==> flow/design.v <==
`timescale 1ns / 1ps
module bpm_from_interval(
    input [31:0] counter, 			   
	 input wire [7:0] default_bpm,   
    output wire [7:0] counted_bpm   
    );
	assign counted_bpm = (counter < 32'd23529 ) ? 254 :  
								(counter < 32'd23622 ) ? 253 :  
								(counter < 32'd23715 ) ? 252 :  
								(counter < 32'd23809 ) ? 251 : 
								(counter < 32'd23904 ) ? 250 :
								(counter < 32'd24000 ) ? 249 :
								(counter < 32'd24096 ) ? 248 :
								(counter < 32'd24193 ) ? 247 :
								(counter < 32'd24291 ) ? 246 :
								(counter < 32'd24390 ) ? 245 :
								(counter < 32'd24489 ) ? 244 :
								(counter < 32'd24590 ) ? 243 :
								(counter < 32'd24691 ) ? 242 :
								(counter < 32'd24793 ) ? 241 :
								(counter < 32'd24896 ) ? 240 :
								(counter < 32'd25000 ) ? 239 :
								(counter < 32'd25104 ) ? 238 :
								(counter < 32'd25210 ) ? 237 :
								(counter < 32'd25316 ) ? 236 :
								(counter < 32'd25423 ) ? 235 :
								(counter < 32'd25531 ) ? 234 :
								(counter < 32'd25641 ) ? 233 :
								(counter < 32'd25751 ) ? 232 :
								(counter < 32'd25862 ) ? 231 :
								(counter < 32'd25974 ) ? 230 :
								(counter < 32'd26086 ) ? 229 :
								(counter < 32'd26200 ) ? 228 :
								(counter < 32'd26315 ) ? 227 :
								(counter < 32'd26431 ) ? 226 :
								(counter < 32'd26548 ) ? 225 :
								(counter < 32'd26666 ) ? 224 :
								(counter < 32'd26785 ) ? 223 :
								(counter < 32'd26905 ) ? 222 :
								(counter < 32'd27027 ) ? 221 :
								(counter < 32'd27149 ) ? 220 :
								(counter < 32'd27272 ) ? 219 :
								(counter < 32'd27397 ) ? 218 :
								(counter < 32'd27522 ) ? 217 :
								(counter < 32'd27649 ) ? 216 :
								(counter < 32'd27777 ) ? 215 :
								(counter < 32'd27906 ) ? 214 :
								(counter < 32'd28037 ) ? 213 :
								(counter < 32'd28169 ) ? 212 :
								(counter < 32'd28301 ) ? 211 :
								(counter < 32'd28436 ) ? 210 :
								(counter < 32'd28571 ) ? 209 :
								(counter < 32'd28708 ) ? 208 :
								(counter < 32'd28846 ) ? 207 :
								(counter < 32'd28985 ) ? 206 :
								(counter < 32'd29126 ) ? 205 :
								(counter < 32'd29268 ) ? 204 :
								(counter < 32'd29411 ) ? 203 :
								(counter < 32'd29556 ) ? 202 :
								(counter < 32'd29702 ) ? 201 :
								(counter < 32'd29850 ) ? 200 :
								(counter < 32'd30000 ) ? 199 :
								(counter < 32'd30150 ) ? 198 :
								(counter < 32'd30303 ) ? 197 :
								(counter < 32'd30456 ) ? 196 :
								(counter < 32'd30612 ) ? 195 :
								(counter < 32'd30769 ) ? 194 :
								(counter < 32'd30927 ) ? 193 :
								(counter < 32'd31088 ) ? 192 :
								(counter < 32'd31250 ) ? 191 :
								(counter < 32'd31413 ) ? 190 :
								(counter < 32'd31578 ) ? 189 :
								(counter < 32'd31746 ) ? 188 :
								(counter < 32'd31914 ) ? 187 :
								(counter < 32'd32085 ) ? 186 :
								(counter < 32'd32258 ) ? 185 :
								(counter < 32'd32432 ) ? 184 :
								(counter < 32'd32608 ) ? 183 :
								(counter < 32'd32786 ) ? 182 :
								(counter < 32'd32967 ) ? 181 :
								(counter < 32'd33149 ) ? 180 :
								(counter < 32'd33333 ) ? 179 :
								(counter < 32'd33519 ) ? 178 :
								(counter < 32'd33707 ) ? 177 :
								(counter < 32'd33898 ) ? 176 :
								(counter < 32'd34090 ) ? 175 :
								(counter < 32'd34285 ) ? 174 :
								(counter < 32'd34482 ) ? 173 :
								(counter < 32'd34682 ) ? 172 :
								(counter < 32'd34883 ) ? 171 :
								(counter < 32'd35087 ) ? 170 :
								(counter < 32'd35294 ) ? 169 :
								(counter < 32'd35502 ) ? 168 :
								(counter < 32'd35714 ) ? 167 :
								(counter < 32'd35928 ) ? 166 :
								(counter < 32'd36144 ) ? 165 :
								(counter < 32'd36363 ) ? 164 :
								(counter < 32'd36585 ) ? 163 :
								(counter < 32'd36809 ) ? 162 :
								(counter < 32'd37037 ) ? 161 :
								(counter < 32'd37267 ) ? 160 :
								(counter < 32'd37500 ) ? 159 :
								(counter < 32'd37735 ) ? 158 :
								(counter < 32'd37974 ) ? 157 :
								(counter < 32'd38216 ) ? 156 :
								(counter < 32'd38461 ) ? 155 :
								(counter < 32'd38709 ) ? 154 :
								(counter < 32'd38961 ) ? 153 :
								(counter < 32'd39215 ) ? 152 :
								(counter < 32'd39473 ) ? 151 :
								(counter < 32'd39735 ) ? 150 :
								(counter < 32'd40000 ) ? 149 :
								(counter < 32'd40268 ) ? 148 :
								(counter < 32'd40540 ) ? 147 :
								(counter < 32'd40816 ) ? 146 :
								(counter < 32'd41095 ) ? 145 :
								(counter < 32'd41379 ) ? 144 :
								(counter < 32'd41666 ) ? 143 :
								(counter < 32'd41958 ) ? 142 :
								(counter < 32'd42253 ) ? 141 :
								(counter < 32'd42553 ) ? 140 :
								(counter < 32'd42857 ) ? 139 :
								(counter < 32'd43165 ) ? 138 :
								(counter < 32'd43478 ) ? 137 :
								(counter < 32'd43795 ) ? 136 :
								(counter < 32'd44117 ) ? 135 :
								(counter < 32'd44444 ) ? 134 :
								(counter < 32'd44776 ) ? 133 :
								(counter < 32'd45112 ) ? 132 :
								(counter < 32'd45454 ) ? 131 :
								(counter < 32'd45801 ) ? 130 :
								(counter < 32'd46153 ) ? 129 :
								(counter < 32'd46511 ) ? 128 :
								(counter < 32'd46875 ) ? 127 :
								(counter < 32'd47244 ) ? 126 :
								(counter < 32'd47619 ) ? 125 :
								(counter < 32'd48000 ) ? 124 :
								(counter < 32'd48387 ) ? 123 :
								(counter < 32'd48780 ) ? 122 :
								(counter < 32'd49180 ) ? 121 :
								(counter < 32'd49586 ) ? 120 :
								(counter < 32'd50000 ) ? 119 :
								(counter < 32'd50420 ) ? 118 :
								(counter < 32'd50847 ) ? 117 :
								(counter < 32'd51282 ) ? 116 :
								(counter < 32'd51724 ) ? 115 :
								(counter < 32'd52173 ) ? 114 :
								(counter < 32'd52631 ) ? 113 :
								(counter < 32'd53097 ) ? 112 :
								(counter < 32'd53571 ) ? 111 :
								(counter < 32'd54054 ) ? 110 :
								(counter < 32'd54545 ) ? 109 :
								(counter < 32'd55045 ) ? 108 :
								(counter < 32'd55555 ) ? 107 :
								(counter < 32'd56074 ) ? 106 :
								(counter < 32'd56603 ) ? 105 :
								(counter < 32'd57142 ) ? 104 :
								(counter < 32'd57692 ) ? 103 :
								(counter < 32'd58252 ) ? 102 :
								(counter < 32'd58823 ) ? 101 :
								(counter < 32'd59405 ) ? 100 :
								(counter < 32'd60000 ) ? 99 :
								(counter < 32'd60606 ) ? 98 :
								(counter < 32'd61224 ) ? 97 :
								(counter < 32'd61855 ) ? 96 :
								(counter < 32'd62500 ) ? 95 :
								(counter < 32'd63157 ) ? 94 :
								(counter < 32'd63829 ) ? 93 :
								(counter < 32'd64516 ) ? 92 :
								(counter < 32'd65217 ) ? 91 :
								(counter < 32'd65934 ) ? 90 :
								(counter < 32'd66666 ) ? 89 :
								(counter < 32'd67415 ) ? 88 :
								(counter < 32'd68181 ) ? 87 :
								(counter < 32'd68965 ) ? 86 :
								(counter < 32'd69767 ) ? 85 :
								(counter < 32'd70588 ) ? 84 :
								(counter < 32'd71428 ) ? 83 :
								(counter < 32'd72289 ) ? 82 :
								(counter < 32'd73170 ) ? 81 :
								(counter < 32'd74074 ) ? 80 :
								(counter < 32'd75000 ) ? 79 :
								(counter < 32'd75949 ) ? 78 :
								(counter < 32'd76923 ) ? 77 :
								(counter < 32'd77922 ) ? 76 :
								(counter < 32'd78947 ) ? 75 :
								(counter < 32'd80000 ) ? 74 :
								(counter < 32'd81081 ) ? 73 :
								(counter < 32'd82191 ) ? 72 :
								(counter < 32'd83333 ) ? 71 :
								(counter < 32'd84507 ) ? 70 :
								(counter < 32'd85714 ) ? 69 :
								(counter < 32'd86956 ) ? 68 :
								(counter < 32'd88235 ) ? 67 :
								(counter < 32'd89552 ) ? 66 :
								(counter < 32'd90909 ) ? 65 :
								(counter < 32'd92307 ) ? 64 :
								(counter < 32'd93750 ) ? 63 :
								(counter < 32'd95238 ) ? 62 :
								(counter < 32'd96774 ) ? 61 :
								(counter < 32'd98360 ) ? 60 :
								(counter < 32'd100000 ) ? 59 :
								(counter < 32'd101694 ) ? 58 :
								(counter < 32'd103448 ) ? 57 :
								(counter < 32'd105263 ) ? 56 :
								(counter < 32'd107142 ) ? 55 :
								(counter < 32'd109090 ) ? 54 :
								(counter < 32'd111111 ) ? 53 :
								(counter < 32'd113207 ) ? 52 :
								(counter < 32'd115384 ) ? 51 :
								(counter < 32'd117647 ) ? 50 :
								(counter < 32'd120000 ) ? 49 :
								(counter < 32'd122448 ) ? 48 :
								(counter < 32'd125000 ) ? 47 :
								(counter < 32'd127659 ) ? 46 :
								(counter < 32'd130434 ) ? 45 :
								(counter < 32'd133333 ) ? 44 :
								(counter < 32'd136363 ) ? 43 :
								(counter < 32'd139534 ) ? 42 :
								(counter < 32'd142857 ) ? 41 :
								(counter < 32'd146341 ) ? 40 :
								(counter < 32'd150000 ) ? 39 :
								(counter < 32'd153846 ) ? 38 :
								(counter < 32'd157894 ) ? 37 :
								(counter < 32'd162162 ) ? 36 :
								(counter < 32'd166666 ) ? 35 :
								(counter < 32'd171428 ) ? 34 :
								(counter < 32'd176470 ) ? 33 :
								(counter < 32'd181818 ) ? 32 :
								(counter < 32'd187500 ) ? 31 :
								(counter < 32'd193548 ) ? 30 : default_bpm;
endmodule
`timescale 1ns / 1ps
module bpmcalculator(
	 input wire clk,  		 	 	  
	 input wire rst,  		 	 	  
	 input wire tick,  		 	 	  
    input wire beat, 				  
	 input wire [7:0] default_bpm,  
    output wire [7:0] bpm_out  	  
    );
	parameter SMALLEST_ALLOWABLE_INTERVAL = 32'd23529;
	parameter LONGEST_ALLOWABLE_INTERVAL = 32'd200000;
	parameter STARTING_BPM = 8'd80; 
	reg [31:0] counter; 
	wire [7:0] counted_bpm; 
	reg [7:0] buffer[0:3]; 
	reg [1:0] oldest_index; 
	reg [9:0] bpm_sum; 
	reg prev_beat; 
	assign bpm_out = bpm_sum[9:2]; 
	bpm_from_interval bfi (
    .counter(counter), 
    .default_bpm(default_bpm), 
    .counted_bpm(counted_bpm)
    );
	always @(posedge clk) begin 
		if (rst) begin 
		bpm_sum <= STARTING_BPM*4; 
		buffer[0] <= STARTING_BPM; 
		buffer[1] <= STARTING_BPM; 
		buffer[2] <= STARTING_BPM; 
		buffer[3] <= STARTING_BPM; 
		counter <= 0; 
		oldest_index <= 0; 
		prev_beat <= 0; 
		end else if (!tick) begin 
		end else if ((counter > LONGEST_ALLOWABLE_INTERVAL) ||    
			 (beat && ~prev_beat && (counter >= SMALLEST_ALLOWABLE_INTERVAL)))   
		begin 
			bpm_sum <= bpm_sum + ({2'b00, counted_bpm} - {2'b00, buffer[oldest_index]}); 
			buffer[oldest_index] <= counted_bpm; 
			oldest_index <= (oldest_index == 3) ? 2'd0 : oldest_index+2'd1; 
			prev_beat <= 1; 
			counter <= 0; 
		end else begin 
			counter <= counter + 1; 
			prev_beat <= beat; 
		end 
	end
endmodule
`timescale 1ns / 1ps
module beatmaker(
	 input clk,
	 input rst,
    input signed [15:0] accel,
    output reg beat
    );
	reg signed [15:0] prev_accel; 
	always @(posedge clk) begin 
		if (rst) begin
			beat <= 0; 
			prev_accel <= 0; 
		end else if ( (accel > 10000 && prev_accel < 10000) || (accel < 10000 && prev_accel > 10000) ) begin
			beat <= ~beat;
			prev_accel <= accel;
		end else begin
			prev_accel <= accel;
		end
	end
endmodule
module BPM_lut(lookup, scaler);
	input [7:0] lookup;
	output [19:0] scaler;
	assign scaler =(lookup == 8'd1)   ? 10000 :
						(lookup == 8'd2)   ? 5000  :
						(lookup == 8'd3)   ? 3333  :
						(lookup == 8'd4)   ? 2500  :
						(lookup == 8'd5)   ? 2000  :
						(lookup == 8'd6)   ? 1667  :
						(lookup == 8'd7)   ? 1429  :
						(lookup == 8'd8)   ? 1250  :
						(lookup == 8'd9)   ? 1111  :
						(lookup == 8'd10)  ? 1000  :
						(lookup == 8'd11)  ? 909   :
						(lookup == 8'd12)  ? 833   : 
						(lookup == 8'd13)  ? 769   :
						(lookup == 8'd14)  ? 714   : 
						(lookup == 8'd15)  ? 667   :
						(lookup == 8'd16)  ? 625   :
						(lookup == 8'd17)  ? 588 :
						(lookup == 8'd18)  ? 556 :
						(lookup == 8'd19)  ? 526 : 
						(lookup == 8'd20)  ? 500 :
						(lookup == 8'd21)  ? 476 : 
						(lookup == 8'd22)  ? 455 :
						(lookup == 8'd23)  ? 435 :
						(lookup == 8'd24)  ? 417 :
						(lookup == 8'd25)  ? 400 :
						(lookup == 8'd26)  ? 385 :
						(lookup == 8'd27)  ? 370 :
						(lookup == 8'd28)  ? 357 :
						(lookup == 8'd29)  ? 345 :
						(lookup == 8'd30)  ? 333 : 
						(lookup == 8'd31)  ? 323 : 
						(lookup == 8'd32)  ? 313 :
						(lookup == 8'd33)  ? 303 :
						(lookup == 8'd34)  ? 294 :
						(lookup == 8'd35)  ? 286 :
						(lookup == 8'd36)  ? 278 :
						(lookup == 8'd37)  ? 270 :
						(lookup == 8'd38)  ? 263 :
						(lookup == 8'd39)  ? 256 :
						(lookup == 8'd40)  ? 250 :
						(lookup == 8'd41)  ? 244 :
						(lookup == 8'd42)  ? 238 :
						(lookup == 8'd43)  ? 233 :
						(lookup == 8'd44)  ? 227 :
						(lookup == 8'd45)  ? 222 :
						(lookup == 8'd46)  ? 217 :
						(lookup == 8'd47)  ? 213 :
						(lookup == 8'd48)  ? 208 :
						(lookup == 8'd49)  ? 204 :
						(lookup == 8'd50)  ? 200 :
						(lookup == 8'd51)  ? 196 :
						(lookup == 8'd52)  ? 192 : 
						(lookup == 8'd53)  ? 189 :
						(lookup == 8'd54)  ? 185 : 
						(lookup == 8'd55)  ? 182 :
						(lookup == 8'd56)  ? 179 :
						(lookup == 8'd57)  ? 175 : 
						(lookup == 8'd58)  ? 172 :
						(lookup == 8'd59)  ? 169 :
						(lookup == 8'd60)  ? 167 :
						(lookup == 8'd61)  ? 164 :
						(lookup == 8'd62)  ? 161 :
						(lookup == 8'd63)  ? 159 :
						(lookup == 8'd64)  ? 156 :
						(lookup == 8'd65)  ? 154 :
						(lookup == 8'd66)  ? 152 :
						(lookup == 8'd67)  ? 149 :
						(lookup == 8'd68)  ? 147 :
						(lookup == 8'd69)  ? 145 :
						(lookup == 8'd70)  ? 143 :
						(lookup == 8'd71)  ? 141 :
						(lookup == 8'd72)  ? 139 :
						(lookup == 8'd73)  ? 137 :
						(lookup == 8'd74)  ? 135 :
						(lookup == 8'd75)  ? 133 :
						(lookup == 8'd76)  ? 132 :
						(lookup == 8'd77)  ? 130 :
						(lookup == 8'd78)  ? 128 :
						(lookup == 8'd79)  ? 127 :
						(lookup == 8'd80)  ? 125 :
						(lookup == 8'd81)  ? 123 :
						(lookup == 8'd82)  ? 122 :
						(lookup == 8'd83)  ? 120 :
						(lookup == 8'd84)  ? 119 :
						(lookup == 8'd85)  ? 118 :
						(lookup == 8'd86)  ? 116 :
						(lookup == 8'd87)  ? 115 :
						(lookup == 8'd88)  ? 114 :
						(lookup == 8'd89)  ? 112 :
						(lookup == 8'd90)  ? 111 :
						(lookup == 8'd91)  ? 110 :
						(lookup == 8'd92)  ? 109 :
						(lookup == 8'd93)  ? 108 :
						(lookup == 8'd94)  ? 106 :
						(lookup == 8'd95)  ? 105 :
						(lookup == 8'd96)  ? 104 : 
						(lookup == 8'd97)  ? 103 :
						(lookup == 8'd98)  ? 102 :
						(lookup == 8'd99)  ? 101 :
						(lookup == 8'd100) ? 100 :
						(lookup == 8'd101) ? 99 : 
						(lookup == 8'd102) ? 98 :
						(lookup == 8'd103) ? 97 :
						(lookup == 8'd104) ? 96 :
						(lookup == 8'd105) ? 95 :
						(lookup == 8'd106) ? 94 :
						(lookup == 8'd107) ? 93 :
						(lookup == 8'd108) ? 93 :
						(lookup == 8'd109) ? 92 :
						(lookup == 8'd110) ? 91 :
						(lookup == 8'd111) ? 90 :
						(lookup == 8'd112) ? 89 :
						(lookup == 8'd113) ? 89 :
						(lookup == 8'd114) ? 88 :
						(lookup == 8'd115) ? 87 :
						(lookup == 8'd116) ? 86 :
						(lookup == 8'd117) ? 85 :
						(lookup == 8'd118) ? 85 :
						(lookup == 8'd119) ? 84 :
						(lookup == 8'd120) ? 83 :
						(lookup == 8'd121) ? 83 :
						(lookup == 8'd122) ? 82 :
						(lookup == 8'd123) ? 81 :
						(lookup == 8'd124) ? 81 :
						(lookup == 8'd125) ? 80 :
						(lookup == 8'd126) ? 79 :
						(lookup == 8'd127) ? 79 :
						(lookup == 8'd128) ? 78 :
						(lookup == 8'd129) ? 78 :
						(lookup == 8'd130) ? 77 :
						(lookup == 8'd131) ? 76 :
						(lookup == 8'd132) ? 76 :
						(lookup == 8'd133) ? 75 :
						(lookup == 8'd134) ? 75 :
						(lookup == 8'd135) ? 74 :
						(lookup == 8'd136) ? 74 :
						(lookup == 8'd137) ? 73 :
						(lookup == 8'd138) ? 72 :
						(lookup == 8'd139) ? 72 : 
						(lookup == 8'd140) ? 71 :
						(lookup == 8'd141) ? 71 :
						(lookup == 8'd142) ? 70 :
						(lookup == 8'd143) ? 70 :
						(lookup == 8'd144) ? 69 :
						(lookup == 8'd145) ? 69 :
						(lookup == 8'd146) ? 68 :
						(lookup == 8'd147) ? 68 :
						(lookup == 8'd148) ? 68 :
						(lookup == 8'd149) ? 67 :
						(lookup == 8'd150) ? 67 :
						(lookup == 8'd151) ? 66 :
						(lookup == 8'd152) ? 66 :
						(lookup == 8'd153) ? 65 :
						(lookup == 8'd154) ? 65 :
						(lookup == 8'd155) ? 65 :
						(lookup == 8'd156) ? 64 :
						(lookup == 8'd157) ? 64 :
						(lookup == 8'd158) ? 63 :
						(lookup == 8'd159) ? 63 :
						(lookup == 8'd160) ? 63 :
						(lookup == 8'd161) ? 62 :
						(lookup == 8'd162) ? 62 :
						(lookup == 8'd163) ? 61 :
						(lookup == 8'd164) ? 61 :
						(lookup == 8'd165) ? 61 : 
						(lookup == 8'd166) ? 60 :
						(lookup == 8'd167) ? 60 :
						(lookup == 8'd168) ? 60 :
						(lookup == 8'd169) ? 59 :
						(lookup == 8'd170) ? 59 :
						(lookup == 8'd171) ? 58 :
						(lookup == 8'd172) ? 58 :
						(lookup == 8'd173) ? 58 :
						(lookup == 8'd174) ? 57 :
						(lookup == 8'd175) ? 57 :
						(lookup == 8'd176) ? 57 :
						(lookup == 8'd177) ? 57 :
						(lookup == 8'd178) ? 56 :
						(lookup == 8'd179) ? 56 :
						(lookup == 8'd180) ? 56 :
						(lookup == 8'd181) ? 55 :
						(lookup == 8'd182) ? 55 :
						(lookup == 8'd183) ? 55 :
						(lookup == 8'd184) ? 54 :
						(lookup == 8'd185) ? 54 :
						(lookup == 8'd186) ? 54 :
						(lookup == 8'd187) ? 53 :
						(lookup == 8'd188) ? 53 :
						(lookup == 8'd189) ? 53 :
						(lookup == 8'd190) ? 53 :
						(lookup == 8'd191) ? 52 :
						(lookup == 8'd192) ? 52 :
						(lookup == 8'd193) ? 52 :
						(lookup == 8'd194) ? 52 :
						(lookup == 8'd195) ? 51 : 
						(lookup == 8'd196) ? 51 :
						(lookup == 8'd197) ? 51 :
						(lookup == 8'd198) ? 51 :
						(lookup == 8'd199) ? 50 :
						(lookup == 8'd200) ? 50 :
						(lookup == 8'd201) ? 50 :
						(lookup == 8'd202) ? 50 :
						(lookup == 8'd203) ? 49 :
						(lookup == 8'd204) ? 49 :
						(lookup == 8'd205) ? 49 :
						(lookup == 8'd206) ? 49 :
						(lookup == 8'd207) ? 48 :
						(lookup == 8'd208) ? 48 :
						(lookup == 8'd209) ? 48 :
						(lookup == 8'd210) ? 48 :
						(lookup == 8'd211) ? 47 :
						(lookup == 8'd212) ? 47 :
						(lookup == 8'd213) ? 47 :
						(lookup == 8'd214) ? 47 :
						(lookup == 8'd215) ? 47 :
						(lookup == 8'd216) ? 46 :
						(lookup == 8'd217) ? 46 :
						(lookup == 8'd218) ? 46 :
						(lookup == 8'd219) ? 46 :
						(lookup == 8'd220) ? 45 :
						(lookup == 8'd221) ? 45 : 
						(lookup == 8'd222) ? 45 :
						(lookup == 8'd223) ? 45 :
						(lookup == 8'd224) ? 45 :
						(lookup == 8'd225) ? 44 :
						(lookup == 8'd226) ? 44 :
						(lookup == 8'd227) ? 44 :
						(lookup == 8'd228) ? 44 :
						(lookup == 8'd229) ? 44 :
						(lookup == 8'd230) ? 43 :
						(lookup == 8'd231) ? 43 :
						(lookup == 8'd232) ? 43 :
						(lookup == 8'd233) ? 43 :
						(lookup == 8'd234) ? 43 :
						(lookup == 8'd235) ? 43 :
						(lookup == 8'd236) ? 42 :
						(lookup == 8'd237) ? 42 :
						(lookup == 8'd238) ? 42 :
						(lookup == 8'd239) ? 42 :
						(lookup == 8'd240) ? 42 :
						(lookup == 8'd241) ? 41 :
						(lookup == 8'd242) ? 41 :
						(lookup == 8'd243) ? 41 :
						(lookup == 8'd244) ? 41 :
						(lookup == 8'd245) ? 41 :
						(lookup == 8'd246) ? 41 :
						(lookup == 8'd247) ? 40 :
						(lookup == 8'd248) ? 40 : 
						(lookup == 8'd249) ? 40 :
						(lookup == 8'd250) ? 40 :
						(lookup == 8'd251) ? 40 :
						(lookup == 8'd252) ? 40 :
						(lookup == 8'd253) ? 40 :
						(lookup == 8'd254) ? 39 :
						(lookup == 8'd255) ? 39 :
						  20'hFFFFF;
endmodule
module BPM_prescaler(CLK, RST, TICK, BPM, slowCLK, slowRise);
	input CLK;
	input RST;
	input TICK;	 
	output slowRise;	 
	input [7:0] BPM;
	output reg slowCLK;
	wire [19:0] scaler;
	BPM_lut U1 (BPM, scaler);
	reg [19:0] counter;  
	wire [19:0] counter_inc = counter + 20'd1;
	assign slowRise = !RST && TICK && !slowCLK && (counter_inc >= scaler/2);
	always @ (posedge CLK) begin
		if (RST) begin
			counter <= 0;
			slowCLK <= 0;
		end else if (TICK) begin
		counter <= counter_inc;
		if (counter_inc >= scaler/2) begin
			counter <= 0;
			slowCLK <= ~slowCLK;
		end
		end
	end
endmodule
module  duration_lut (input [3:0] lookup, output [15:0] duration);
	parameter
		BREVE     			= 16'd48000,		 
		SEMIBREVE			= 16'd24000,		 
		DOTTED_MINIM		= 16'd18000,		 
		MINIM					= 16'd12000,		 
		DOTTED_CROTCHET	= 16'd9000,			 
		CROTCHET 			= 16'd6000,			 
		DOTTED_QUAVER 		= 16'd4500,			 
		QUAVER  				= 16'd3000,			 
		TUPLET				= 16'd2000,			 
		SEMIQUAVER			= 16'd1500,			 
		UNDEF					= 16'd1000;			 
	assign duration = (lookup == 4'd1)  ? SEMIQUAVER 	   :
						   (lookup == 4'd2)  ? TUPLET			   :
							(lookup == 4'd3)  ? QUAVER			   :
							(lookup == 4'd4)  ? DOTTED_QUAVER   :
							(lookup == 4'd5)  ? CROTCHET		   :
							(lookup == 4'd6)  ? DOTTED_CROTCHET :
							(lookup == 4'd7)  ? MINIM			   :
							(lookup == 4'd8)  ? DOTTED_MINIM	   :
							(lookup == 4'd9)  ? SEMIBREVE		   :
							(lookup == 4'd10) ? BREVE			   :
							    UNDEF			   ;
endmodule
module timing_controller (CLK, RST, TICK, BPM, MODE, NOTE, START, EN, DONE);
	input 				 CLK; 	 
	input 				 RST; 	 
	input 				 TICK; 	 
	input [1:0]		   MODE;		 
	input [3:0]			NOTE;		 
	input 			  START;     
	input [7:0] 	 	 BPM;		 
	output reg 			  EN;		 
	wire [15:0]	  DURATION;		 
	output reg 			DONE;		 
	reg [15:0] counter;
	parameter
		NORMAL   = 2'b00,
		STACCATO = 2'b01,
		SLURRED  = 2'b10,
		BPM_COMM = 2'b11;
	duration_lut dur_lut_blk (NOTE[3:0],  DURATION);
	wire slowCLK, slowRise;
	BPM_prescaler bpm_pre_blk (CLK, RST, TICK, BPM, slowCLK, slowRise);
	always @ (posedge CLK) begin
		if (RST) begin
			EN 	  <= 1;
			counter <= 0;
			DONE 	  <= 0;
		end else if (slowRise && START) begin
			DONE <= 0;
			counter <= counter + 1;
			case (MODE) 
				NORMAL  : begin if (counter <= DURATION/128*125) EN <= 1; else EN <= 0; end
				STACCATO: begin if (counter <= DURATION/128*102) EN <= 1; else EN <= 0; end
				SLURRED : begin if (counter <= DURATION)         EN <= 1; end
			endcase
			if (counter == DURATION) begin
				counter <= 0;
				DONE <= 1;
			end
		end
	end
endmodule
module sin_lut (input [5:0] lookup, output [7:0] value);
	assign value = (lookup == 6'd0)  ? 128 :
						(lookup == 6'd1)  ? 140 :
						(lookup == 6'd2)  ? 152 :
						(lookup == 6'd3)  ? 165 :
						(lookup == 6'd4)  ? 176 :
						(lookup == 6'd5)  ? 188 :
						(lookup == 6'd6)  ? 198 :
						(lookup == 6'd7)  ? 208 :
						(lookup == 6'd8)  ? 218 :
						(lookup == 6'd9)  ? 226 :
						(lookup == 6'd10) ? 234 :
						(lookup == 6'd11) ? 240 :
						(lookup == 6'd12) ? 245 :
						(lookup == 6'd13) ? 250 :
						(lookup == 6'd14) ? 253 :
						(lookup == 6'd15) ? 254 :
						(lookup == 6'd16) ? 255 :
						(lookup == 6'd17) ? 254 :
						(lookup == 6'd18) ? 253 :
						(lookup == 6'd19) ? 250 :
						(lookup == 6'd20) ? 245 :
						(lookup == 6'd21) ? 240 :
						(lookup == 6'd22) ? 234 :
						(lookup == 6'd23) ? 226 :
						(lookup == 6'd24) ? 218 :
						(lookup == 6'd25) ? 208 :
						(lookup == 6'd26) ? 198 :
						(lookup == 6'd27) ? 188 :
						(lookup == 6'd28) ? 176 : 
						(lookup == 6'd29) ? 165 : 
						(lookup == 6'd30) ? 152 :
						(lookup == 6'd31) ? 140 :
						(lookup == 6'd32) ? 128 :
						(lookup == 6'd33) ? 115 :
						(lookup == 6'd34) ? 103 :
						(lookup == 6'd35) ? 90  :
						(lookup == 6'd36) ? 79  :
						(lookup == 6'd37) ? 67  :
						(lookup == 6'd38) ? 57  : 
						(lookup == 6'd39) ? 47  :
						(lookup == 6'd40) ? 37  :
						(lookup == 6'd41) ? 29  :
						(lookup == 6'd42) ? 21  :
						(lookup == 6'd43) ? 15  :
						(lookup == 6'd44) ? 10  :
						(lookup == 6'd45) ? 5   :
						(lookup == 6'd46) ? 2   :
						(lookup == 6'd47) ? 1   :
						(lookup == 6'd48) ? 0   :
						(lookup == 6'd49) ? 1   :
						(lookup == 6'd50) ? 2   : 
						(lookup == 6'd51) ? 5   :
						(lookup == 6'd52) ? 10  :
						(lookup == 6'd53) ? 15  :
						(lookup == 6'd54) ? 21  :
						(lookup == 6'd55) ? 29  :
						(lookup == 6'd56) ? 37  :
						(lookup == 6'd57) ? 47  :
						(lookup == 6'd58) ? 57  :
						(lookup == 6'd59) ? 67  :
						(lookup == 6'd60) ? 79  : 
						(lookup == 6'd61) ? 90  : 
						(lookup == 6'd62) ? 103 :
						(lookup == 6'd63) ? 115 :
						  0  ;
endmodule
module tone_lut64 (input [5:0] tone, output [13:0] sixty_fourth_period);
	parameter
				REST= 14'd1000,	 
				C3  = 14'd11945,
				C3S = 14'd11275,
				D3  = 14'd10642,
				D3S = 14'd10045,
				E3  = 14'd9481,
				F3  = 14'd8949,
				F3S = 14'd8446,
				G3  = 14'd7972,
				G3S = 14'd7525,
				A3  = 14'd7103,
				A3S = 14'd6704,
				B3  = 14'd6328,
				C4  = 14'd5973,
				C4S = 14'd5638,
				D4  = 14'd5321,
				D4S = 14'd5022,
				E4  = 14'd4741,
				F4  = 14'd4475,
				F4S = 14'd4223,
				G4  = 14'd3986,
				G4S = 14'd3763,
				A4  = 14'd3552,
				A4S = 14'd3352,
				B4  = 14'd3164,
				C5  = 14'd2987,
				C5S = 14'd2819,
				D5  = 14'd2661,
				D5S = 14'd2511,
				E5  = 14'd2370,
				F5  = 14'd2237,
				F5S = 14'd2112,
				G5  = 14'd1993,
				G5S = 14'd1882,
				A5  = 14'd1776,
				A5S = 14'd1676,
				B5  = 14'd1582,
				C6  = 14'd1493,
				C6S = 14'd1410,
				D6  = 14'd1331,
				D6S = 14'd1256,
				E6  = 14'd1185,
				F6  = 14'd1119,
				F6S = 14'd1056,
				G6  = 14'd997,
				G6S = 14'd941,
				A6  = 14'd888,
				A6S = 14'd838,
				B6  = 14'd791;
	assign sixty_fourth_period =
										(tone == 6'd0)  ? REST:
									   (tone == 6'd1)  ? C3  :
									   (tone == 6'd2)  ? C3S :
									   (tone == 6'd3)  ? D3  :
										(tone == 6'd4)  ? D3S :
										(tone == 6'd5)  ? E3  :
										(tone == 6'd6)  ? F3  :
										(tone == 6'd7)  ? F3S :
										(tone == 6'd8)  ? G3  :
										(tone == 6'd9)  ? G3S :
										(tone == 6'd10)  ? A3  :
										(tone == 6'd11) ? A3S :
										(tone == 6'd12) ? B3  :
										(tone == 6'd13) ? C4  :
										(tone == 6'd14) ? C4S :
										(tone == 6'd15) ? D4  :
										(tone == 6'd16) ? D4S :
										(tone == 6'd17) ? E4  :
										(tone == 6'd18) ? F4  :
										(tone == 6'd19) ? F4S :
										(tone == 6'd20) ? G4  :
										(tone == 6'd21) ? G4S :
										(tone == 6'd22) ? A4  :
										(tone == 6'd23) ? A4S :
										(tone == 6'd24) ? B4  :
										(tone == 6'd25) ? C5  :
										(tone == 6'd26) ? C5S :
										(tone == 6'd27) ? D5  :
										(tone == 6'd28) ? D5S :
										(tone == 6'd29) ? E5  :
										(tone == 6'd30) ? F5  :
										(tone == 6'd31) ? F5S :
										(tone == 6'd32) ? G5  :
										(tone == 6'd33) ? G5S :
										(tone == 6'd34) ? A5  :
										(tone == 6'd35) ? A5S :
										(tone == 6'd36) ? B5  :
										(tone == 6'd37) ? C6  :
										(tone == 6'd38) ? C6S :
										(tone == 6'd39) ? D6  :
										(tone == 6'd40) ? D6S :
										(tone == 6'd41) ? E6  :
										(tone == 6'd42) ? F6  :
										(tone == 6'd43) ? F6S :
										(tone == 6'd44) ? G6  :
										(tone == 6'd45) ? G6S :
										(tone == 6'd46) ? A6  :
										(tone == 6'd47) ? A6S :
										(tone == 6'd48) ? B6  :
										   0 ;
endmodule
module pwm (input CLK, input RST, input [7:0] duty, input [3:0] VOL, output P);
	reg [11:0] counter;
	reg [11:0] latched_comp;
	assign P = (counter[11:0] < latched_comp) ? 1 : 0;
	always @ (posedge CLK) begin
		if (RST) begin
		counter <= 0;
		latched_comp <= 0;
		end else begin
		counter <= counter + 1;
		if (counter == 12'hFFF) begin
			latched_comp <= VOL*duty;
		end
		end
	end	
endmodule
module tone(CLK, RST, TONE, EN, VOL, P);
	input 				 CLK;		 
	input 				 RST;		 
	input 		[5:0] TONE; 	 
	input					  EN;		 
	input			[3:0]  VOL;		 
	output 					P;		 
	reg [5:0] lookup_value;		 
	wire [13:0] 	 period;			 
	wire [7:0] 	  duty_cmp;
	reg [13:0] 		counter;			 
	parameter TONE_MAX = 6'd48;
	pwm pwm_block (CLK, RST, duty_cmp, VOL, P);
	tone_lut64 tone_lut_block (TONE, period);
	sin_lut sin_lut_block (lookup_value, duty_cmp);
	parameter counter_max = 14'd11945;
	always @(posedge CLK) begin
		if (RST) begin
			counter <= 0;
			lookup_value <= 0;
		end else if (EN && (VOL != 4'h0) && (TONE != 6'd0 && TONE <= TONE_MAX)) begin
			counter <= counter + 1;
			if (counter > counter_max) counter <= 0;
			if (counter >= period) begin
				counter <= 14'd0;
				lookup_value <= lookup_value + 1;
			end	
		end
	end
endmodule
module byte_to_BCD(input [7:0] bin, output reg [11:0] BCD);
   reg [19:0] shift;
   integer i;
   always @(*)
   begin
      shift[19:8] = 0;
      shift[7:0] = bin;
      for (i=0; i<8; i=i+1) begin
         if (shift[11:8] >= 5)
            shift[11:8] = shift[11:8] + 3;
         if (shift[15:12] >= 5)
            shift[15:12] = shift[15:12] + 3;
         if (shift[19:16] >= 5)
            shift[19:16] = shift[19:16] + 3;
         shift = shift << 1;
      end
		BCD[11:0] = shift[19:8];
   end
endmodule
module bcdtoseg(nLT, nRBI, A3, A2, A1, A0, nBI,
				nRBO, nA, nB, nC, nD, nE, nF, nG);
	input  nLT, nRBI, A3, A2, A1, A0, nBI;
	output nRBO, nA, nB, nC, nD, nE, nF, nG;
	wire  [3:0] SEGIN;
	reg   [6:0] nSEGOUT;
	assign   SEGIN[3] = A3;
	assign   SEGIN[2] = A2;
	assign   SEGIN[1] = A1;
	assign   SEGIN[0] = A0;
	assign   nA = nSEGOUT[6];
	assign   nB = nSEGOUT[5];
	assign   nC = nSEGOUT[4];
	assign   nD = nSEGOUT[3];
	assign   nE = nSEGOUT[2];
	assign   nF = nSEGOUT[1];
	assign   nG = nSEGOUT[0];
	assign nRBO = ~(~nBI || (~nRBI && (SEGIN == 4'd0) && nLT));
	always @ (nRBO or nLT or SEGIN) begin
		if (~nRBO) begin
			nSEGOUT = ~7'b0000000; 
		end else if (~nLT) begin
			nSEGOUT = ~7'b1111111; 
		end else begin 
			case (SEGIN)
				4'd0:     nSEGOUT = ~7'b1111110; 
				4'd1:     nSEGOUT = ~7'b0110000;
				4'd2:     nSEGOUT = ~7'b1101101;
				4'd3:     nSEGOUT = ~7'b1111001;
				4'd4:     nSEGOUT = ~7'b0110011;
				4'd5:     nSEGOUT = ~7'b1011011;
				4'd6:     nSEGOUT = ~7'b1011111;
				4'd7:     nSEGOUT = ~7'b1110000;
				4'd8:     nSEGOUT = ~7'b1111111;
				4'd9:     nSEGOUT = ~7'b1111011;
				4'hF:		 nSEGOUT = ~7'b1100111;	 
				default:  nSEGOUT = ~7'b0000000;
			endcase
		end
	end
endmodule
module display(CLK, RST, BPM, PLAY, SEGA, SEGD);
	input 			CLK;		 
	input 			RST;		 
	input [7:0]		BPM;		 
	input 		  PLAY;		 
	output reg [3:0] 	SEGA; 		 
	output [7:0] 	SEGD; 		    
	wire [11:0] BCD;
	reg [3:0]			CURRENT_DIG; 
	byte_to_BCD btb_blk (BPM, BCD);
	bcdtoseg seg_disp_blk (1'b1, 1'b1, CURRENT_DIG[3], CURRENT_DIG[2], CURRENT_DIG[1], CURRENT_DIG[0], 1'b1,  
				, SEGD[7], SEGD[6], SEGD[5], SEGD[4], SEGD[3], SEGD[2], SEGD[1]);
	assign SEGD[0] = 1;
	reg [16:0] waveCount;
	wire [16:0] waveNext = waveCount + 17'd1;
	parameter
		KHZ_WAVE = 17'd100000,  
		DISP_D0  = ~4'b0001,
		DISP_D1  = ~4'b0010,
		DISP_D2  = ~4'b0100,
		DISP_D3  = ~4'b1000,
		DISP_OFF = ~4'b0000;
	always @(posedge CLK) begin
		if (RST) begin
		waveCount <= 0;
		SEGA <= ~4'h0;
		CURRENT_DIG[3:0] <= 4'h0;
		end else begin
		waveCount <= waveNext;
	if (waveNext < KHZ_WAVE/4) begin
			if (~PLAY)  begin
				SEGA <= DISP_D0;
				CURRENT_DIG <= 4'hF;
			end else begin
				SEGA <= DISP_OFF;
				CURRENT_DIG <= 4'd0;
			end
		end else if (waveNext < KHZ_WAVE/2) begin
			SEGA <= DISP_D1;
			CURRENT_DIG <= BCD[11:8];
		end else if (waveNext < KHZ_WAVE*3/4) begin
			SEGA <= DISP_D2;
			CURRENT_DIG <= BCD[7:4];
		end else if (waveNext < KHZ_WAVE)begin
			SEGA <= DISP_D3;
			CURRENT_DIG <= BCD[3:0];		
		end else 
			waveCount <= 0;
		end
	end
endmodule
`timescale 1ns / 1ps
module double_thermometer(
    input signed [15:0] accel,
    output wire [7:0] out
    );
	 assign out = 	(accel == 16'd0)     ? 8'b00011000 :
						(accel < -16'd24576) ? 8'b10000000 : 
						(accel < -16'd16384) ? 8'b01000000 : 
						(accel < -16'd8192 ) ? 8'b00100000 : 
						(accel <  16'd0    ) ? 8'b00010000 : 
						(accel <  16'd8192 ) ? 8'b00001000 : 
						(accel <  16'd16384) ? 8'b00000100 : 
						(accel <  16'd24576) ? 8'b00000010 : 8'b00000001;
endmodule
`timescale 1ns / 1ps
module audio_core(
	input clk,          
	input rst,          
	input tick,         
	input tick_1m,      
	input [15:0] accel_z,     
	input accel_valid,        
	output wire beat,   
	output [7:0] LED,   
	input PB_PLY, 	     
	input [3:0]  VOL,	  
	output P,		     
	output [3:0] SEGA,  
	output [7:0] SEGD,  
	output [7:0] BPM,   
	input [15:0] DATA,	  
	output note_req,      
	output song_end       
	);
	parameter
		NORMAL   = 2'b00,
		STACCATO = 2'b01,
		SLURRED  = 2'b10,
		BPM_COMM = 2'b11;
	reg [15:0] accel_out;        
	wire  [1:0] MODE;    
	wire  [3:0] NOTE;	   
	wire  [5:0] TONE;	   
	wire        DONE;   
	wire 	  END_SONG;
	wire 			  EN;
	reg PLAY;
	wire [7:0] DEFAULT_BPM = 8'd80;  
	reg LATCH_PB_PLY;      
	always @(posedge clk) begin
		if (rst) begin
			PLAY <= 0;
			LATCH_PB_PLY <= 0;
		end else begin
			if (PB_PLY && ~LATCH_PB_PLY)
				PLAY <= ~PLAY;
			LATCH_PB_PLY <= PB_PLY;
		end
	end
	always @ (posedge clk) begin
		if (rst)
			accel_out <= 0;
		else if (accel_valid)
			accel_out <= accel_z; 
	end
	assign MODE 	 = (DATA[15:14] == BPM_COMM) ? NORMAL :  DATA[15:14];
	assign NOTE 	 = (DATA[15:14] == BPM_COMM) ? 4'b0	 :  DATA[3:0];
	assign TONE 	 = DATA[13:8];
	assign END_SONG = PLAY && (DATA[15:14] == BPM_COMM) && (DATA[7:0] == 0);
	assign song_end = END_SONG;
	assign note_req = DONE & PLAY;
	double_thermometer LED_display (
		.accel(accel_out), 
		.out(LED)
		);
	beatmaker bm (
		 .clk(clk), 
		 .rst(rst),
		 .accel(accel_out), 
		 .beat(beat)
		 );
	bpmcalculator bpmcalc (
		.clk(clk), 
		.rst(rst),
		.tick(tick),
		.beat(beat), 
		.default_bpm(DEFAULT_BPM),
		.bpm_out(BPM)
	);
	timing_controller timing_ctrl_blk (clk, rst, tick_1m, BPM, MODE, NOTE, PLAY, EN, DONE);
	display  disp_blk (clk, rst, BPM, PLAY, SEGA, SEGD);
	tone     tone_blk (clk, rst, TONE, EN & PLAY ,VOL, P);
endmodule
* From RTL to reports: audio_core
The steps from the RTL of audio_core to its reports follow in flow order.
Lines are those of the file above, counted from 1.
Library cell names are shortened.
A cell with n/a has no value.
- Top :: audio_core
- Clock input :: clk
- Cell library :: sky130hd
- Corner :: tt_025C_1v80

* Elaborated design
Counts by Yosys on the flattened word-level netlist (proc, flatten, opt, wreduce; memories kept). Print and check cells are left out. Cells with the same type and inputs are merged into one.
Memory sizes are those after Yosys's memory passes, which may raise the word count (mostly to a power of two), join words into wider ones and drop unused or constant bits.
- ROM bits :: 112
- Register bits :: 188
- Word-level cells :: 1419
- Bits in writable memories :: 32
- Memories :: 2
- Mux-type cells :: 675
- Multipliers :: 3
- Bitwise gates (word level) :: 7
- Eq/ne operators :: 383
- Reductions and logical operators :: 32
- Magnitude comparators :: 268
- $add $sub $neg :: 28
** Memory list
- (name not given) :: depth 16, width 7, RTL line 911 : case (SEGIN)
- bpmcalc.buffer :: depth 4, width 8, RTL line 247 : reg [7:0] buffer[0:3];
** Operators by type and width (count)
- 20-bit two-way mux :: 256
- 32-bit by 16-bit < comparator with 1-bit output with constant B :: 92
- 32-bit by 15-bit < comparator with 1-bit output with constant B :: 72
- 32-bit by 17-bit < comparator with 1-bit output with constant B :: 46
- 8-bit two-way mux :: 171
- 8-bit equality test with constant B :: 128
- 7-bit two-way mux :: 129
- 8-bit by 7-bit equality test with 1-bit output with constant B :: 64
- 32-bit by 18-bit < comparator with 1-bit output with constant B :: 15
- 14-bit two-way mux :: 26
- 6-bit equality test with constant B :: 49
- 8-bit by 6-bit equality test with 1-bit output with constant B :: 32
- 6-bit by 5-bit equality test with 1-bit output with constant B :: 32
- 16-bit two-way mux :: 11
- 11-bit two-way mux :: 12
- 8-bit by 5-bit equality test with 1-bit output with constant B :: 16
- 9-bit by 7-bit multiplier with 16-bit output with constant B :: 1
- 4-bit two-way mux :: 25
- 6-bit by 4-bit equality test with 1-bit output with constant B :: 16
- 12-bit two-way mux :: 8
- 9-bit by 6-bit multiplier with 15-bit output with constant B :: 1
- 17-bit two-way mux :: 4
- 16-bit by 15-bit < comparator with 1-bit output with constant B :: 4
- 16-bit by 32-bit less-or-equal comparator with 1-bit output :: 2
- 8-bit by 4-bit equality test with 1-bit output with constant B :: 8
- 4-bit by 3-bit >= comparator with 1-bit output with constant B :: 15
- 10-bit two-way mux :: 5
- 16-bit < comparator with constant B :: 3
Not listed: further kinds 64, cells in them 153.

* Depth
Depth = most cells in a row (Yosys ltp): at word level without a register or memory, in the mapped netlist without a sequential cell, where the memories' decode and read muxes count.
- Depth after elaboration :: 260
- ABC_AREA :: 0
- Gate-level depth with buffers :: 33
- Depth with buffers taken out :: 32

* Mapped cells and area
The flow's flattened synthesis, as Yosys stat reports it; memories are mapped. The netlist is that of the ABC_AREA named above (0 if unset); the other value can give another one.
** Cell types (count)
- dfxtp_1 :: 197
- ha_1 :: 223
- a21oi_1 :: 367
- o21ai_0 :: 340
- nor2_1 :: 410
- nand2_1 :: 334
- fa_1 :: 50
- edfxtp_1 :: 32
- clkbuf_1 :: 214
- xnor2_1 :: 79
- inv_1 :: 183
- nand3_1 :: 114
- nor3_1 :: 93
- nand2b_1 :: 73
- nor2b_1 :: 72
- xor2_1 :: 51
- a21o_1 :: 58
- mux2i_1 :: 40
Not listed: further types 94, cells in them 1000.
- Flip-flops :: 229
- Standard cells after synthesis :: 3930
- Mapped area :: 0.0281095 mm²
The figures by module come from a second, unflattened synthesis with its own total; it is not the netlist above.
- Cells (unflattened synthesis) :: 4109
- Area total of the unflattened synthesis :: 0.0300501 mm²
Each row is one instance without its submodules.
** By module
- bpm_from_interval :: area 0.0061859 mm², times used 1, cells 1107, sequential area 0 mm²
- bpmcalculator :: area 0.0043579 mm², times used 1, cells 446, sequential area 0.0019018 mm²
- timing_controller :: area 0.0042678 mm², times used 1, cells 491, sequential area 0.0003603 mm²
- BPM_lut :: area 0.0030542 mm², times used 1, cells 522, sequential area 0 mm²
- pwm :: area 0.0021045 mm², times used 1, cells 252, sequential area 0.0004805 mm²
- BPM_prescaler :: area 0.0017855 mm², times used 1, cells 233, sequential area 0.0004204 mm²
- display :: area 0.0017817 mm², times used 1, cells 205, sequential area 0.0005005 mm²
- tone :: area 0.0013788 mm², times used 1, cells 168, sequential area 0.0004004 mm²
- tone_lut64 :: area 0.0011511 mm², times used 1, cells 168, sequential area 0 mm²
- byte_to_BCD :: area 0.001076 mm², times used 1, cells 151, sequential area 0 mm²
- sin_lut :: area 0.0008233 mm², times used 1, cells 126, sequential area 0 mm²
- audio_core :: area 0.0007144 mm², times used 1, cells 72, sequential area 0.0003603 mm²
- beatmaker :: area 0.0006794 mm², times used 1, cells 61, sequential area 0.0003403 mm²
- bcdtoseg :: area 0.0002965 mm², times used 1, cells 41, sequential area 0 mm²
Further modules, not shown: 2.

* Worst setup path after synthesis
Path of least setup slack by OpenSTA after synthesis, without wires, with an ideal clock, recovery checks aside; 20% of the period is set as input and as output delay. Where synthesis merged equal registers, the netlist keeps one of their names.
- Path kind :: input port to flip-flop
- Start point :: input port DATA[0]
- End point :: register timing_ctrl_blk.EN
- Setup slack :: 2.154 ns
- Launch time at the first pin :: 2.000 ns
- Buffers on the path :: 1
- Required time :: 9.878 ns
- Stages on the path :: 27
- Arrival time :: 7.723 ns
- External input delay :: 2.000 ns
- Delay of the path :: 5.845 ns
- Period :: 10.0 ns
- Library setup time :: 0.122 ns
- Period reached after synthesis :: 7.846 ns
"delay of the path" is the arrival time less input delay plus setup time.
"stages on the path": output pins that drive a net of the path, with the launching flip-flop's if there is one; two outputs of one cell count as two.
"period reached after synthesis" is the clock period less the worst setup slack; recovery checks do not enter. This is arithmetic on one report: input and output delays are still those of the set period (20% each).
Between the ends stands the longest chain of elaborated cells between them, by number of cells; it is not shown to be the way that was timed. Of several equally long chains one is given.
Each line given opens the expression or statement behind the cell; cells for indexed reads and writes are added by Yosys, which also makes memories of some case tables.
A register here has more assigning lines than the two given.
- Cells stage by stage :: clkbuf_1 -> nor2_1 -> nand2_1 -> a211oi_1 -> inv_1 -> fa_1 -> fa_1 -> inv_1 -> fa_1 -> inv_1 -> fa_1 -> ha_1 -> o21ai_0 -> a21oi_1 -> o21ai_0 -> a21oi_1 -> o21ai_0 -> a21oi_1 -> o21a_1 -> nor2_1 -> o21ai_0 -> xnor2_1 -> ha_1 -> nand4_1 -> or3_1 -> a21oi_1 -> o31ai_1
- Length of the longest elaborated chain :: 16
** RTL lines, path post-synthesis
- start, declared :: RTL line 1009 : input [15:0] DATA,
- 4-bit two-way mux :: RTL line 1045 : assign NOTE = (DATA[15:14] == BPM_COMM) ? 4'b0 : DATA[3:0];
- 4-bit equality test :: RTL line 609 : (lookup == 4'd10) ? BREVE :
- 16-bit two-way mux :: RTL line 609
- 16-bit two-way mux :: RTL line 608 : (lookup == 4'd9) ? SEMIBREVE :
- 16-bit two-way mux :: RTL line 607 : (lookup == 4'd8) ? DOTTED_MINIM :
- 16-bit two-way mux :: RTL line 606 : (lookup == 4'd7) ? MINIM :
- 16-bit two-way mux :: RTL line 605 : (lookup == 4'd6) ? DOTTED_CROTCHET :
- [... 2 more ...]
- 16-bit two-way mux :: RTL line 602 : (lookup == 4'd3) ? QUAVER :
- 16-bit two-way mux :: RTL line 601 : (lookup == 4'd2) ? TUPLET :
- 16-bit two-way mux :: RTL line 600 : assign duration = (lookup == 4'd1) ? SEMIQUAVER :
- 9-bit by 6-bit multiplier with 15-bit output :: RTL line 642 : STACCATO: begin if (counter <= DURATION/128*102) EN <= 1; else EN <= 0; end
- 16-bit by 32-bit less-or-equal comparator with 1-bit output :: RTL line 642
- 1-bit two-way mux :: RTL line 642
- 1-bit parallel mux with 3-bit select :: RTL line 640 : case (MODE)
- end, assigned :: RTL line 641 : NORMAL : begin if (counter <= DURATION/128*125) EN <= 1; else EN <= 0; end
- end, assigned :: RTL line 642
- end, declared :: RTL line 620 : output reg EN;

* Timing after layout
Path of least setup slack in the final report of job 2 (OpenROAD, finished layout, wires in). Where an end is a register, its clock arrival counts in the times.
- Path kind :: input port to flip-flop
- Start point :: input port DATA[0]
- End point :: register timing_ctrl_blk.EN
- Arrival time :: 8.96 ns
- Launch time at the first pin :: 2.00 ns
- Library setup time :: 0.09 ns
- Period :: 10.0 ns
- External input delay :: 2.00 ns
- Required time :: 10.49 ns
- Stages on the path :: 27
- Setup slack :: 1.53 ns
- Buffers on the path :: 1
Between the ends stands the longest chain of elaborated cells between them, by number of cells; it is not shown to be the way that was timed. Of several equally long chains one is given.
A register here has more assigning lines than the two given.
- Cells stage by stage :: clkdlybuf4s50_1 -> nor2_1 -> nand2_1 -> a211oi_1 -> inv_1 -> fa_1 -> fa_1 -> inv_1 -> fa_1 -> inv_1 -> fa_1 -> ha_1 -> o21ai_0 -> a21oi_1 -> o21ai_0 -> a21oi_1 -> o21ai_0 -> a21oi_1 -> o21a_1 -> nor2_1 -> o21ai_0 -> xnor2_1 -> ha_1 -> nand4_1 -> o41ai_1 -> a21oi_1 -> o31ai_1
- Length of the longest elaborated chain :: 16
** RTL lines, path after layout
- start, declared :: RTL line 1009 : input [15:0] DATA,
- 4-bit two-way mux :: RTL line 1045 : assign NOTE = (DATA[15:14] == BPM_COMM) ? 4'b0 : DATA[3:0];
- 4-bit equality test :: RTL line 609 : (lookup == 4'd10) ? BREVE :
- 16-bit two-way mux :: RTL line 609
- 16-bit two-way mux :: RTL line 608 : (lookup == 4'd9) ? SEMIBREVE :
- 16-bit two-way mux :: RTL line 607 : (lookup == 4'd8) ? DOTTED_MINIM :
- 16-bit two-way mux :: RTL line 606 : (lookup == 4'd7) ? MINIM :
- 16-bit two-way mux :: RTL line 605 : (lookup == 4'd6) ? DOTTED_CROTCHET :
- [... 2 more ...]
- 16-bit two-way mux :: RTL line 602 : (lookup == 4'd3) ? QUAVER :
- 16-bit two-way mux :: RTL line 601 : (lookup == 4'd2) ? TUPLET :
- 16-bit two-way mux :: RTL line 600 : assign duration = (lookup == 4'd1) ? SEMIQUAVER :
- 9-bit by 6-bit multiplier with 15-bit output :: RTL line 642 : STACCATO: begin if (counter <= DURATION/128*102) EN <= 1; else EN <= 0; end
- 16-bit by 32-bit less-or-equal comparator with 1-bit output :: RTL line 642
- 1-bit two-way mux :: RTL line 642
- 1-bit parallel mux with 3-bit select :: RTL line 640 : case (MODE)
- end, assigned :: RTL line 641 : NORMAL : begin if (counter <= DURATION/128*125) EN <= 1; else EN <= 0; end
- end, assigned :: RTL line 642
- end, declared :: RTL line 620 : output reg EN;

Wiki page: audio_core / flow data

Measured data: module audio_core, platform sky130hd, 4 stored runs of the flow under differing settings, order arbitrary. Input and output delays are each 20% of the period that was set; the output load is 0.01 pF.
"period achieved" means the clock period less the worst setup slack. The figure is calculated, with input and output delays left at 20% of the set period.
By "critical path time" is meant the share of the clock period that the worst setup path is allowed (20% is reserved at inputs, 20% at outputs), minus its slack. Clock arrival times at its registers enter into it.
"total power after layout" rests on the timing tool's default activity at the inputs, not on a simulated workload.

* Job 1
** Files
==> flow/run.sh <==
#!/bin/bash
# the make line also repeats the synthesis and layout settings of config.mk as NAME=value (left out here)
make -C /OpenROAD-flow-scripts/flow DESIGN_CONFIG=/design/flow/config.mk WORK_HOME=/design/flow/orfs CLKGATE_MAP_FILE= finish
==> flow/config.mk <==
export PLATFORM = sky130hd
export DESIGN_NAME = audio_core
export DESIGN_NICKNAME = audio_core
export VERILOG_FILES = /design/flow/design.v
export SDC_FILE = /design/flow/constraint.sdc
export NUM_CORES = 4
export LEC_CHECK = 0
export CAP_MARGIN = 15
export CELL_PAD_IN_SITES_DETAIL_PLACEMENT = 2
export CELL_PAD_IN_SITES_GLOBAL_PLACEMENT = 3
export CORE_MARGIN = 2
export CORE_UTILIZATION = 40
export CTS_CLUSTER_DIAMETER = 77
export GPL_ROUTABILITY_DRIVEN = 1
export HOLD_SLACK_MARGIN = 0.3
export MAX_ROUTING_LAYER = met4
export SLEW_MARGIN = 20
export TNS_END_PERCENT = 55
==> flow/constraint.sdc <==
create_clock -name core_clock -period 5.7 [get_ports {clk}]
set_input_delay 1.1400 -clock core_clock [delete_from_list [all_inputs] [get_ports {clk}]]
set_output_delay 1.1400 -clock core_clock [all_outputs]
set_load 0.01 [all_outputs]
** Results
No final report: placement broke off with DPL-0033.

* Job 2
** Files
==> flow/run.sh <==
#!/bin/bash
# the make line also repeats the synthesis and layout settings of config.mk as NAME=value (left out here)
make -C /OpenROAD-flow-scripts/flow DESIGN_CONFIG=/design/flow/config.mk WORK_HOME=/design/flow/orfs CLKGATE_MAP_FILE= finish
==> flow/config.mk <==
export PLATFORM = sky130hd
export DESIGN_NAME = audio_core
export DESIGN_NICKNAME = audio_core
export VERILOG_FILES = /design/flow/design.v
export SDC_FILE = /design/flow/constraint.sdc
export NUM_CORES = 4
export LEC_CHECK = 0
export CAP_MARGIN = 20
export CORE_MARGIN = 3
export CORE_UTILIZATION = 35
export CTS_CLUSTER_DIAMETER = 33
export PLACE_DENSITY_LB_ADDON = 0.17
export SLEW_MARGIN = 20
==> flow/constraint.sdc <==
create_clock -name core_clock -period 10.0 [get_ports {clk}]
set_input_delay 2.0000 -clock core_clock [delete_from_list [all_inputs] [get_ports {clk}]]
set_output_delay 2.0000 -clock core_clock [all_outputs]
set_load 0.01 [all_outputs]
** Results
- Chip area after synthesis (Yosys) :: 0.0281095 mm²
- Worst hold slack in the final report :: 0.466 ns
- Standard-cell area of the final layout :: 0.0316041 mm²
- Period achieved :: 8.466 ns
- Critical path time :: 6.47 ns
- Class of the worst setup path :: input port to flip-flop
- Die area :: 0.0837495 mm²
- Smallest setup slack :: 1.534 ns
- Setup total negative slack :: 0.000 ns
- Final design utilization :: 0.399
- Total power after layout :: 3476 uW

* Job 3
** Files
==> flow/run.sh <==
#!/bin/bash
# the make line also repeats the synthesis and layout settings of config.mk as NAME=value (left out here)
make -C /OpenROAD-flow-scripts/flow DESIGN_CONFIG=/design/flow/config.mk WORK_HOME=/design/flow/orfs CLKGATE_MAP_FILE= finish
==> flow/config.mk <==
export PLATFORM = sky130hd
export DESIGN_NAME = audio_core
export DESIGN_NICKNAME = audio_core
export VERILOG_FILES = /design/flow/design.v
export SDC_FILE = /design/flow/constraint.sdc
export NUM_CORES = 4
export LEC_CHECK = 0
export CAP_MARGIN = 20
export CORE_MARGIN = 2
export CORE_UTILIZATION = 35
export PLACE_DENSITY = 0.55
export SLEW_MARGIN = 20
==> flow/constraint.sdc <==
create_clock -name core_clock -period 10.1 [get_ports {clk}]
set_input_delay 2.0200 -clock core_clock [delete_from_list [all_inputs] [get_ports {clk}]]
set_output_delay 2.0200 -clock core_clock [all_outputs]
set_load 0.01 [all_outputs]
** Results
- Chip area after synthesis (Yosys) :: 0.0281095 mm²
- Worst hold slack in the final report :: 0.462 ns
- Standard-cell area of the final layout :: 0.0306219 mm²
- Period achieved :: 8.463 ns
- Critical path time :: 6.44 ns
- Class of the worst setup path :: input port to flip-flop
- Die area :: 0.0825959 mm²
- Smallest setup slack :: 1.637 ns
- Setup total negative slack :: 0.000 ns
- Final design utilization :: 0.386
- Total power after layout :: 2683 uW

* Job 4
** Files
==> flow/run.sh <==
#!/bin/bash
# the make line also repeats the synthesis and layout settings of config.mk as NAME=value (left out here)
make -C /OpenROAD-flow-scripts/flow DESIGN_CONFIG=/design/flow/config.mk WORK_HOME=/design/flow/orfs CLKGATE_MAP_FILE= finish
==> flow/config.mk <==
export PLATFORM = sky130hd
export DESIGN_NAME = audio_core
export DESIGN_NICKNAME = audio_core
export VERILOG_FILES = /design/flow/design.v
export SDC_FILE = /design/flow/constraint.sdc
export NUM_CORES = 4
export LEC_CHECK = 0
export CAP_MARGIN = 35
export CELL_PAD_IN_SITES_DETAIL_PLACEMENT = 2
export CORE_MARGIN = 2
export CORE_UTILIZATION = 40
export HOLD_SLACK_MARGIN = 0.3
export SLEW_MARGIN = 20
==> flow/constraint.sdc <==
create_clock -name core_clock -period 4.9 [get_ports {clk}]
set_input_delay 0.9800 -clock core_clock [delete_from_list [all_inputs] [get_ports {clk}]]
set_output_delay 0.9800 -clock core_clock [all_outputs]
set_load 0.01 [all_outputs]
** Results
No final report: placement broke off with DPL-0033.
